==> flow/design.v <==
`timescale 1ns / 1ps
module Debouncer #(parameter CNT_BITS = 20) (
    input clk,
    input rst,
    input signal,   
    output reg signal_state,   
    output signal_up    
);
reg signal_sync_0;  always @(posedge clk) signal_sync_0 <= rst ? 1'b0 : signal;
reg signal_sync_1;  always @(posedge clk) signal_sync_1 <= rst ? 1'b0 : signal_sync_0;
reg [CNT_BITS-1:0] signal_cnt;
wire signal_idle = (signal_state==signal_sync_1);
wire signal_cnt_max = &signal_cnt;	 
always @(posedge clk)
if(rst)
begin
    signal_cnt <= 0;
    signal_state <= 1'b0;
end
else if(signal_idle)
    signal_cnt <= 0;   
else
begin
    signal_cnt <= signal_cnt + 1'b1;   
    if(signal_cnt_max) signal_state <= ~signal_state;   
end
assign signal_up   = ~signal_idle & signal_cnt_max &  signal_state;
endmodule
`timescale 10s / 1s
module clock_divisor #(parameter DIV_MAX = 50000000, parameter DIV_BITS = 26) (
    input clk_100MHz,
    input rst,
	 input reset,
    output reg clk_1Hz 
    );
reg[DIV_BITS-1:0] contador;
reg reset_last;
always @(posedge clk_100MHz)
begin
	if (rst)
	begin
		contador = 0;
		clk_1Hz <= 0;
		reset_last = 0;
	end
	else if (reset && reset != reset_last)
	begin
		contador = 0;
		clk_1Hz <= 0;
		reset_last = reset;
	end
	else
	begin
		if(contador != DIV_MAX)	
		begin
			contador = contador + 1 ; 
		end
		else
		begin
			contador = 0;
			clk_1Hz <= ~clk_1Hz; 
		end
		reset_last = reset;
	end
end
endmodule
`timescale 1ns / 1ps
module temporizador #(parameter DIV_MAX = 50000000, parameter DIV_BITS = 26) (
	 input clk_100MHz,
	 input rst,
    input[1:0]    value,
	 input   start_timer,
    output reg  t_expired, 
	 output reg reset
    );
reg[1:0] counter;
reg counting;
reg add_one;
reg add_one_last;
reg clk_1Hz_last;
wire clk_1Hz;
clock_divisor #(.DIV_MAX(DIV_MAX), .DIV_BITS(DIV_BITS)) clk_dev(
	.clk_100MHz(clk_100MHz),
	.rst(rst),
	.clk_1Hz(clk_1Hz),
	.reset(reset)
 );
always @(posedge clk_100MHz)
begin
	if(rst)
	begin
		counter = 0;
		counting = 0;
		add_one_last = 0;
		t_expired <= 0;
		reset <= 0;
	end
	else if(counting)
	begin
		if(add_one_last != add_one)
		begin
			add_one_last = add_one;
			counter = counter + 1;
		end
		else
		begin
			counter = counter;
		end
		if(counter >= value)
		begin
			t_expired <= 1;
			counting = 0;
			reset <= 0;
			add_one_last = add_one;
		end
		else
		begin
			reset <= 1;
			counting = 1;
			t_expired <= 0;
		end
	end
	else
	begin
		add_one_last = add_one;
		t_expired <= 0;
		if(start_timer)
		begin
			counting = 1;
			reset <= 1;
			counter = 0;
		end
		else
		begin
			counting =0;
			reset <= 0;
			counter = 0;	
		end
	end	
end
always @(posedge clk_100MHz)
begin
	if(rst)
	begin
		clk_1Hz_last <= 0;
		add_one <= 0;
	end
	else
	begin
		clk_1Hz_last <= clk_1Hz;
		if(clk_1Hz && !clk_1Hz_last)
			add_one <= ~ add_one;
	end
end
endmodule
`timescale 1ns / 1ps
module FSM(
    input clk,
    input rst,
    input ok,
    input t_expired,
	 input reset,
	 input [2:0] c_type,
    output reg [2:0]ing_type,
	 output reg start_timer,
	 output reg[7:3] ingredientes,
	 output reg cobrar,
	 output reg [2:0] c_type_saved
    );
  parameter INICIO  = 4'b0000,AGUA = 4'b0010,CAFE = 4'b0100, MILK  = 4'b0110,CHOCO = 4'b1000,AZUC = 4'b1010, COBRAR_WAIT = 4'b1111;
  parameter LAGUA = 4'b0001,LCAFE = 4'b0011, LMILK  = 4'b0101,LCHOCO = 4'b0111,LAZUC = 4'b1001, COBRAR = 4'b1011;
  reg   [3:0] state;
always @ (posedge clk)
begin  
if(rst)
begin
	state <=  INICIO;
	c_type_saved <= 0;
end
else if(reset == 1'b1)
begin
	state <=  INICIO;
end
else begin	
	case(state)
		  INICIO : if (ok == 1'b1)
					  begin
						  state <= LAGUA;
						  c_type_saved <= c_type;
					  end
					  else 
						  state <= INICIO;
		  LAGUA : state <= AGUA;
		  AGUA : if (t_expired) begin
						  state <= LCAFE; end
					  else 
						  state <= AGUA;
		  LCAFE: state <= CAFE;
		  CAFE :if (t_expired)begin
						  state <= LMILK; end
					  else 
						  state <= CAFE;
		  LMILK: state <= MILK;			  
		  MILK :if (t_expired) begin
						  state <= LCHOCO; end
					  else 
						  state <= MILK;
		  LCHOCO : state <= CHOCO;
		  CHOCO : if (t_expired) begin
						  state <= LAZUC; end
					  else 
						  state <= CHOCO;
		  LAZUC: state <= AZUC;
		  AZUC : if (t_expired) begin
						  state <= COBRAR; end
					  else 
						  state <= AZUC;
		  COBRAR: begin
					c_type_saved <= 0;
					state <= COBRAR_WAIT;
					end
		  COBRAR_WAIT: begin
					c_type_saved <= 0;
					state <= INICIO;
					end
		  default : state <= INICIO;
		 endcase
 end
end
always @(state) 
     begin
	  case(state)
      INICIO : begin
			ing_type =  3'b000;
			start_timer =  1'b0;
			ingredientes =  5'b00000;
			cobrar = 0;
               end
		LAGUA : begin
			 ing_type =  3'b001;
			 start_timer =  1'b0;
			 ingredientes =  5'b10000;
			 cobrar = 0;
             end
      AGUA : begin
			 ing_type =  3'b001;
			 start_timer =  1'b1;
			 ingredientes =  5'b10000;
			 cobrar = 0;
             end
		LCAFE : begin
             ing_type =  3'b010;
	          start_timer =  1'b0;
	          ingredientes =  5'b01000;
		       cobrar = 0;
             end
      CAFE : begin
             ing_type =  3'b010;
	          start_timer =  1'b1;
	          ingredientes =  5'b01000;
			    cobrar = 0;
             end
		LMILK: begin
             ing_type =  3'b011;
	          start_timer =  1'b0;
	          ingredientes =  5'b00100;
			    cobrar = 0;
             end		 
	   MILK: begin
             ing_type =  3'b011;
	          start_timer =  1'b1;
	          ingredientes =  5'b00100;
			    cobrar = 0;
             end
		LCHOCO : begin
				ing_type =  3'b100;
				start_timer =  1'b0;
				ingredientes =  5'b00010;
			   cobrar = 0;
				end
      CHOCO : begin
				ing_type =  3'b100;
				start_timer =  1'b1;
				ingredientes =  5'b00010;
			   cobrar = 0;
				end
		LAZUC : begin
			ing_type =  3'b101;
			start_timer=  1'b0;
			ingredientes=  5'b00001;
			cobrar = 0;
			end
      AZUC : begin
			ing_type =  3'b101;
			start_timer=  1'b1;
			ingredientes=  5'b00001;
			cobrar = 0;
			end
		COBRAR : begin
			ing_type =  3'b000;
			start_timer=  1'b0;
			ingredientes=  5'b00000;
			cobrar = 1;
			end
		COBRAR_WAIT : begin
			ing_type =  3'b000;
			start_timer=  1'b0;
			ingredientes=  5'b00000;
			cobrar = 0;
			end
     default : begin
					ing_type =  3'b000;
					start_timer=  1'b0;
               ingredientes =  5'b00000;
					cobrar = 0;
               end
    endcase
   end
 endmodule  
`timescale 1ns / 1ps
module Comparador(
	 input clk,
	 input rst,
    input [3:0] dinero,
    input [2:0] c_type,
    output reg ok,
    output reg [3:0] cambio
    );
reg [3:0] precio;
always @ (posedge clk)
begin
	case(c_type)
		3'b001: precio = 3;
		3'b010: precio = 4;
		3'b011: precio = 5;
		3'b100: precio = 7;
		default: precio = 0;	
	endcase
	if (rst)
	begin
		ok <= 0;
		cambio <= 0;
	end
	else if (precio !=0)
	begin
		if(dinero >= precio)
		begin
			ok <= 1;
			cambio  <= dinero - precio;
		end
      else
		begin
			ok <= 0;
			cambio <= 0;
		end
	end
	else
	begin
		ok <= 0;
		cambio <= 0;
	end
end
endmodule
`timescale 1ns / 1ps
module Contador(
	 input clk,
	 input rst,
    input one,
    input five,
    input reset,
    output reg [3:0] total
    );
	always @(posedge clk)
		if (rst || reset) total <= 0 ;
		else 
		begin
			if (one) total <= total + 1 ;
			if (five) total <= total + 5 ;
		end
endmodule
`timescale 1ns / 1ps
module SelectBebida(
    input [3:0] switches,
    output reg [2:0] c_type
    );
always @(*)
begin
	case (switches)
			4'b0001 : c_type = 3'b001;
			4'b0010 : c_type = 3'b010;
			4'b0100 : c_type = 3'b011;
			4'b1000 : c_type = 3'b100;
			default : c_type = 3'b000;
	endcase
end
endmodule
`timescale 1ns / 1ps
module TimeSelector(
    input [2:0] c_type,
    input [2:0] ing_type,
    output reg [1:0] t_value
    );
always @(*)
begin
		if (c_type == 3'b001)
			case(ing_type)
				3'b001: t_value = 2;
				3'b010: t_value = 3;
				3'b011: t_value = 0;
				3'b100: t_value = 0;
				3'b101: t_value = 1;
				default: t_value = 0;
			endcase
		else if (c_type == 3'b010)
			case(ing_type)
				3'b001: t_value = 2;
				3'b010: t_value = 2;
				3'b011: t_value = 1;
				3'b100: t_value = 0;
				3'b101: t_value = 1;
				default: t_value = 0;
			endcase
		else if (c_type == 3'b011)
			case(ing_type)
				3'b001: t_value = 2;
				3'b010: t_value = 1;
				3'b011: t_value = 2;
				3'b100: t_value = 0;
				3'b101: t_value = 1;
				default: t_value = 0;
			endcase
		else if (c_type == 3'b100)
			case(ing_type)
				3'b001: t_value = 1;
				3'b010: t_value = 1;
				3'b011: t_value = 1;
				3'b100: t_value = 2;
				3'b101: t_value = 1;
				default: t_value = 0;
			endcase
		else
			t_value = 0;	
end
endmodule
`timescale 1ns / 1ps
module binto7seg(
	 input clk,
	 input rst,
    input  [3:0] binary,
    output reg [6:0] seg
    );
always @(posedge clk)
if (rst)
seg <= 7'b1000000;
else
case (binary)
4'b0000 :       
seg <= 7'b1000000;
4'b0001 :    	 
seg <= 7'b1111001;
4'b0010 :  		 
seg <= 7'b0100100; 
4'b0011 : 		 
seg <= 7'b0110000;
4'b0100 :		 
seg <= 7'b0011001;
4'b0101 :		 
seg <= 7'b0010010;  
4'b0110 :		 
seg <= 7'b0000010;
4'b0111 :		 
seg <= 7'b1111000;
4'b1000 :     	 
seg <= 7'b0000000;
4'b1001 :    	 
seg <= 7'b0010000;
4'b1010 :  		 
seg <= 7'b0001000; 
4'b1011 : 		 
seg <= 7'b0000011;
4'b1100 :		 
seg <= 7'b1000110;
4'b1101 :		 
seg <= 7'b0100001;
4'b1110 :		 
seg <= 7'b0000110;
4'b1111 :		 
seg <= 7'b0001110;
endcase
endmodule
`timescale 1ns / 1ps
module deco(
	 input clk,
	 input rst,
    input [1:0] in,
    output reg [3:0] out
    );
always@(posedge clk)
begin
	if (rst)
	  out <= 4'b1111;
	else
	case (in)
	  2'b00 : out <= 4'b1110;
	  2'b01 : out <= 4'b1101;
	  2'b10 : out <= 4'b1011;
	  2'b11 : out <= 4'b0111;
	  default : out <= 0;
	endcase
end
endmodule
`timescale 1ns / 1ps
module seven_segment #(parameter SEG_BITS = 17) (
	 input clk,
	 input rst,
    input [3:0] in,
    output [6:0] seg,
    output [3:0] an
  );
reg [SEG_BITS-1:0] contador; 
reg [1:0] an_select;
reg [3:0] x;
reg [3:0] unidades;
reg decenas;
binto7seg toseg (
		.clk(clk),
		.rst(rst),
		.binary(x),
		.seg(seg)
);
deco deco (
		.clk(clk),
		.rst(rst),
		.in(an_select),
		.out(an)
);
always @(posedge clk)
if (rst)
begin
contador <= 0;
an_select <= 0;
x <= 0;
unidades <= 0;
decenas <= 0;
end
else
begin
contador <= contador + 1; 
if(&contador)
 begin
	if (in > 9)
	begin
		decenas <= 1;
		unidades <= in - 10;
	end
	else
	begin
		decenas <= 0;
		unidades <= in;
	end
	contador <= 0;
	an_select <= an_select + 1;
	case (an_select)
			2'b01 : x <= unidades;
			2'b10 : x <= decenas;
			2'b11 : x <= 0;
			2'b00 : x <= 0;
			default : x <= 0;
	endcase
 end
end
endmodule
`timescale 1ns / 1ps
module main(
    input clk,
    input rst,
    input btnl,
	 input btnd,
	 input btnr,
	 input btnp,
	 input [3:0] speed,
    output [7:0] led,
	 output [6:0] seg,
	 output [3:0] an
    );
localparam DB_BITS  = 10;    
localparam DIV_MAX  = 2999;  
localparam DIV_BITS = 12;
localparam SEG_BITS = 10;    
wire [3:0] bebida;
wire [3:0] total;
wire [3:0] cambio;
reg [3:0] display;
wire reset_wire; 
wire reset_contador_wire;
wire cobrar_wire;
wire cancel_wire; 
wire hundred_wire; 
wire five_hundred_wire;
wire [2:0] c_type;
wire [2:0] c_type_saved;
wire t_expired;
wire [2:0] ing_type;
wire [1:0] t_value;
wire on_temp;
wire start_timer;
wire ok;
assign led[1:0] = 2'b00;
Debouncer #(.CNT_BITS(DB_BITS)) coffee(
	.clk(clk),
	.rst(rst),
	.signal(speed[0]),
	.signal_state(bebida[0])
);
Debouncer #(.CNT_BITS(DB_BITS)) coffee_milk(
	.clk(clk),
	.rst(rst),
	.signal(speed[1]),
	.signal_state(bebida[1])
);
Debouncer #(.CNT_BITS(DB_BITS)) cappuc(
	.clk(clk),
	.rst(rst),
	.signal(speed[2]),
	.signal_state(bebida[2])
);
Debouncer #(.CNT_BITS(DB_BITS)) mocca(
	.clk(clk),
	.rst(rst),
	.signal(speed[3]),
	.signal_state(bebida[3])
);
Debouncer #(.CNT_BITS(DB_BITS)) cancel(
		.clk(clk),
	.rst(rst),
		.signal(btnd),
		.signal_state(cancel_wire)
);
Debouncer #(.CNT_BITS(DB_BITS)) reset(
		.clk(clk),
	.rst(rst),
		.signal(btnp),
		.signal_state(reset_wire)
);
Debouncer #(.CNT_BITS(DB_BITS)) hundred_coin(
		.clk(clk),
	.rst(rst),
		.signal(btnl),
		.signal_up(hundred_wire)
);
Debouncer #(.CNT_BITS(DB_BITS)) five_hundred_coin(
		.clk(clk),
	.rst(rst),
		.signal(btnr),
		.signal_up(five_hundred_wire)
);
SelectBebida selector(
	.switches(bebida),
	.c_type(c_type)
);
seven_segment #(.SEG_BITS(SEG_BITS)) seven_seg(
		.clk(clk),
	.rst(rst),
		.in(display),
		.seg(seg),
		.an(an)
);
Comparador comparador (
	.clk(clk),
	.rst(rst),
	.dinero(total),
	.c_type(c_type),
	.cambio(cambio),
	.ok(ok)
);
assign reset_contador_wire = cancel_wire||cobrar_wire;
Contador monedero(
		.clk(clk),
	.rst(rst),
		.one(hundred_wire),
		.five(five_hundred_wire),
		.reset(reset_contador_wire),
		.total(total)
);
temporizador #(.DIV_MAX(DIV_MAX), .DIV_BITS(DIV_BITS)) temp(
	.clk_100MHz(clk),
	.rst(rst),
	.value(t_value),
	.start_timer(start_timer),
	.t_expired(t_expired),	
	.reset(on_temp)
);
clock_divisor #(.DIV_MAX(DIV_MAX), .DIV_BITS(DIV_BITS)) clk_1Hz(
	.clk_100MHz(clk),
	.rst(rst),
	.clk_1Hz(led[2]),
	.reset(on_temp)
 );
TimeSelector time_select(
	.c_type(c_type_saved),
	.ing_type(ing_type),
	.t_value(t_value)
 );
FSM fsm(
		.clk(clk),
	.rst(rst),
		.ok(ok),
		.c_type(c_type),
		.t_expired(t_expired),
		.reset(reset_wire),
		.ing_type(ing_type),
		.start_timer(start_timer),
		.ingredientes(led[7:3]),
		.cobrar(cobrar_wire),
		.c_type_saved(c_type_saved)
    );
always@(posedge clk)
begin
	if(rst)
		display <= 0;
	else if(cambio !=0)
		display <= cambio;
	else
		display <= total;
end
endmodule
# From RTL to reports: main
# What the tools print for main, step after step.
# Line numbers count from 1 in the design file above.
# Operators: Yosys type, input widths -> output width; for muxes data width and select width s.
# Cell names lack the library's common part.
# Not given: n/a
# inputs
design	main
clock_port	clk
cell_library	sky130hd
corner	tt_025C_1v80

# After elaboration
# Counts by Yosys on the flattened word-level netlist (proc, flatten, opt, wreduce; memories kept). Print and check cells are left out.
# Memory sizes are those after Yosys's memory passes, which may raise the word count (mostly to a power of two), join words into wider ones and drop unused or constant bits.
# bits
ff_bits	183
word_cells	235
rom_bits	272
inputBits	10
n_memories	2
clocked_rd_ports_x_width	17
# memory_table
name	size	word_bits	read_ports	wr	line	rtl
(no name shown)	16	10	1	0	232	case(state)
(no name shown)	16	7	1	0	456	case (binary)
# op_classes
reduce_logical	46
bitwise	28
mux	38
n_addsub	17
equal	46
cmp	3
# op_table
operator	n
$add 10x1->10 const B	9
$reduce_and 11->1	8
$pmux 4 s12	1
$reduce_or 2->1	19
$reduce_and 10->1	3
$not 1->1	24
$add 12x1->12 const B	2
$ne 12x12->1 const B	2
$eq 4x4->1 const B	6
$pmux 3 s4	2
$eq 4x3->1 const B	5
$mux 4	5
$eq 3x2->1 const B	6
$pmux 4 s4	1
$mux 1	15
$mux 2	7
$eq 3x3->1 const B	4
$eq 4x2->1 const B	3
$pmux 4 s3	1
$pmux 2 s2	3
$eq 3x1->1 const B	3
$reduce_or 3->1	3
$eq 1x1->1	8
$eq 4x1->1 const B	2
$reduce_bool 4->1	2
$pmux 3 s2	1
$pmux 2 s3	1
$and 1x1->1	4
# Not listed: further kinds 22, cells in them 28.

# Logic depth
# Yosys ltp: most cells in a row. Word level: on the elaborated netlist, between registers, memories and ports. Mapped: between sequential cells and ports; inverters and the memories' decode and read muxes count.
# logic_depth
word_depth	10
abc_area	0
mapped_depth	11
mapped_depth_nobuf	10

# Netlist
# Yosys stat after the flow's synthesis: flattened, memories mapped to cells. It holds for the ABC_AREA given above (unset counts as 0); a run with the other value may have another netlist.
# The area totals of this step are shown rounded.
# types
cell_type	n	type_area_um2
dfxtp_1	201	4.02E+03
nor2_1	134	502.982
xor2_1	54	472.954
xnor2_1	48	420.403
ha_1	33	412.896
nand2_1	65	243.984
a21oi_1	47	235.226
nand3_1	46	230.221
and3_1	27	168.912
nor2b_1	26	162.656
o21ai_0	29	145.139
inv_1	35	131.376
nor3_1	26	130.125
nand4_1	17	106.352
or3_1	14	87.584
and4_1	9	78.826
clkbuf_1	19	71.318
nor4_1	8	50.048
# Not listed: further types 43, cells in them 104.
# mapped
stdcells	942
area_mm2	0.00852
ffs	201
seqArea_mm2	0.00402
# The figures by module come from a second, unflattened synthesis with its own total; it is not the netlist above.
# unflattened
hier_cells	987
area_unflattened_mm2	0.00918
# Rows give one instance, submodules left out.
# modules
module	n_inst	mod_area_mm2	cells
Debouncer (CNT_BITS=10)	8	0.000534	58
clock_divisor	2	0.000613	66
seven_segment (SEG_BITS=10)	1	0.00103	113
FSM	1	0.000937	103
binto7seg	1	0.000452	44
Comparador	1	0.000308	31
temporizador	1	0.000307	31
Contador	1	0.000189	18
main	1	0.00018	20
TimeSelector	1	0.000128	18
deco	1	0.000111	8
SelectBebida	1	0.0000363	5

# Timing after synthesis
# OpenSTA on the mapped netlist: ideal clock, no wires. The path of least setup slack (recovery checks aside). Input and output delay are each 20% of the period. Register names are those of the netlist, which keeps one name where synthesis merged equal registers.
# synth_path
kind	input to register
start	in rst
end	reg (name not given)
n_path_buf	1
launch_ns	2.000
path_delay_ns	1.831
arrival_ns	3.716
t_required_ns	9.885
stages	10
clock_period_ns	10.0
path_slack_ns	6.170
period_less_setup_slack_ns	3.83
# "path_delay_ns" is the arrival time less input delay plus setup time.
# "stages" counts driving pins, that of a launching flip-flop among them; a cell with two outputs on the path counts twice.
# "period_less_setup_slack_ns" is the clock period less the worst setup slack; recovery checks do not enter. This is arithmetic on one report: input and output delays are still those of the set period (20% each).
# The rows between start and end are the longest chain of elaborated cells between them; the timing report does not say that the signal goes this way. Where chains are equally long, one stands for them.
# Each line given opens the expression or statement behind the cell; cells for indexed reads and writes are added by Yosys, which also makes memories of some case tables.
# synth_via
path_cell_list	clkbuf_1 > or2_2 > a21oi_1 > o21a_1 > o21a_1 > ha_1 > and3b_1 > o21ai_0 > a21oi_1 > o21a_1
elab_chain_cells	2
cells_between	2
cone_lines	0
classes_between	mux (1); reduce/logical (1)
# synth_lines
element	line	rtl
start, declared	576	input rst,
$reduce_or 2->1	n/a
$mux 4	n/a

# Timing after layout
# From the final timing report of run A: the path of least setup slack in the routed layout; clock arrival at registers is part of the times.
# layout_path
kind	input to register
start	in rst
end	reg (name not given)
clock_period_ns	10.0
launch_ns	2.00
arrival_ns	4.90
t_required_ns	10.42
path_slack_ns	5.52
stages	11
n_path_buf	2
# The rows between start and end are the longest chain of elaborated cells between them; the timing report does not say that the signal goes this way. Where chains are equally long, one stands for them.
# layout_via
path_cell_list	buf_2 > buf_4 > or2_2 > a21oi_1 > o21a_1 > o21a_1 > ha_1 > a21boi_0 > o21ai_0 > a21o_1 > a21oi_1
elab_chain_cells	2
cells_between	2
cone_lines	0
classes_between	mux (1); reduce/logical (1)
# layout_lines
element	line	rtl
start, declared	576	input rst,
$reduce_or 2->1	n/a
$mux 4	n/a

# Record of 6 stored runs of the RTL-to-layout flow on main, platform sky130hd. The runs are unordered. Constraints: input delay and output delay 20% of the set period each, output load 0.01 pF.
# "period_reached_ns" is the run's clock period less its worst setup slack. It is reckoned from that one timing run; input and output delays stay at 20% of the period that was set.
# "critical_path_time_ns" is the time allowed to the run's worst setup path (the clock period less input and output delay, where it has them) less its slack. Clock arrival times count: a late capture clock shortens it, a late launch clock lengthens it.
# "power_mw": no workload was simulated; the value follows from the tool's default switching activity.
# Values from the reports are rounded here.
# Settings: . = not set for that run.
# Results: . = not shown.
run	CELL_PAD_IN_SITES_DETAIL_PLACEMENT	CORE_ASPECT_RATIO	CORE_MARGIN	CTS_CLUSTER_DIAMETER	CTS_CLUSTER_SIZE	GPL_ROUTABILITY_DRIVEN	MAX_ROUTING_LAYER	MIN_ROUTING_LAYER	PLACE_DENSITY_LB_ADDON	SLEW_MARGIN	TNS_END_PERCENT	period_ns	CAP_MARGIN	CORE_UTILIZATION	ABC_AREA	CELL_PAD_IN_SITES_GLOBAL_PLACEMENT	GPL_TIMING_DRIVEN	HOLD_SLACK_MARGIN	SETUP_SLACK_MARGIN	period_reached_ns	setup_worst_slack_ns	design.die.area_mm2	power_mw	yosys_chip_area_mm2	finish.utilization_pct	post_route_stdcell_area_mm2	final_setup_tns_ns	critical_path_time_ns	timing.worst_path_kind	worst_hold_slack_ns
run A	2	0.51	6	50	38	0	met5	met2	0.26	0	5	10.0	20	40	.	.	.	.	.	4.476	5.52	0.0251	1.50	0.00852	46.3	0.00949	0.000	2.48	input to register	0.452
run B	1	0.55	5	.	26	.	met4	met1	0.19	0	.	2.79	20	16	1	0	0	0.22	.	2.131	0.659	0.0601	6.07	0.00881	19.8	0.0107	0.000	2.13	register to register	0.402
run C	.	.	2	272	27	.	met5	met1	0.12	0	.	4.22	20	58	.	2	.	.	0.14	.	.	.	.	.	.	.	.	.	.	.
run D	.	.	5	.	.	.	.	.	0.18	20	.	3.43	20	22	.	.	1	.	0.4	2.673	0.757	0.0428	5.11	0.00852	26.4	0.0102	0.000	2.67	register to register	0.431
run E	.	.	2	.	.	.	.	.	.	20	.	4.05	20	30	.	.	.	.	.	2.584	1.47	0.0298	4.00	0.00852	35.4	0.00985	0.000	2.58	register to register	0.433
run F	.	.	2	.	.	.	.	.	.	20	.	4.05	20	40	.	.	.	.	-0.39	2.547	1.50	0.0225	4.11	0.00852	46.6	0.00976	0.000	2.55	register to register	0.429
# Run C: not finished: placement ended with error FLW-0024
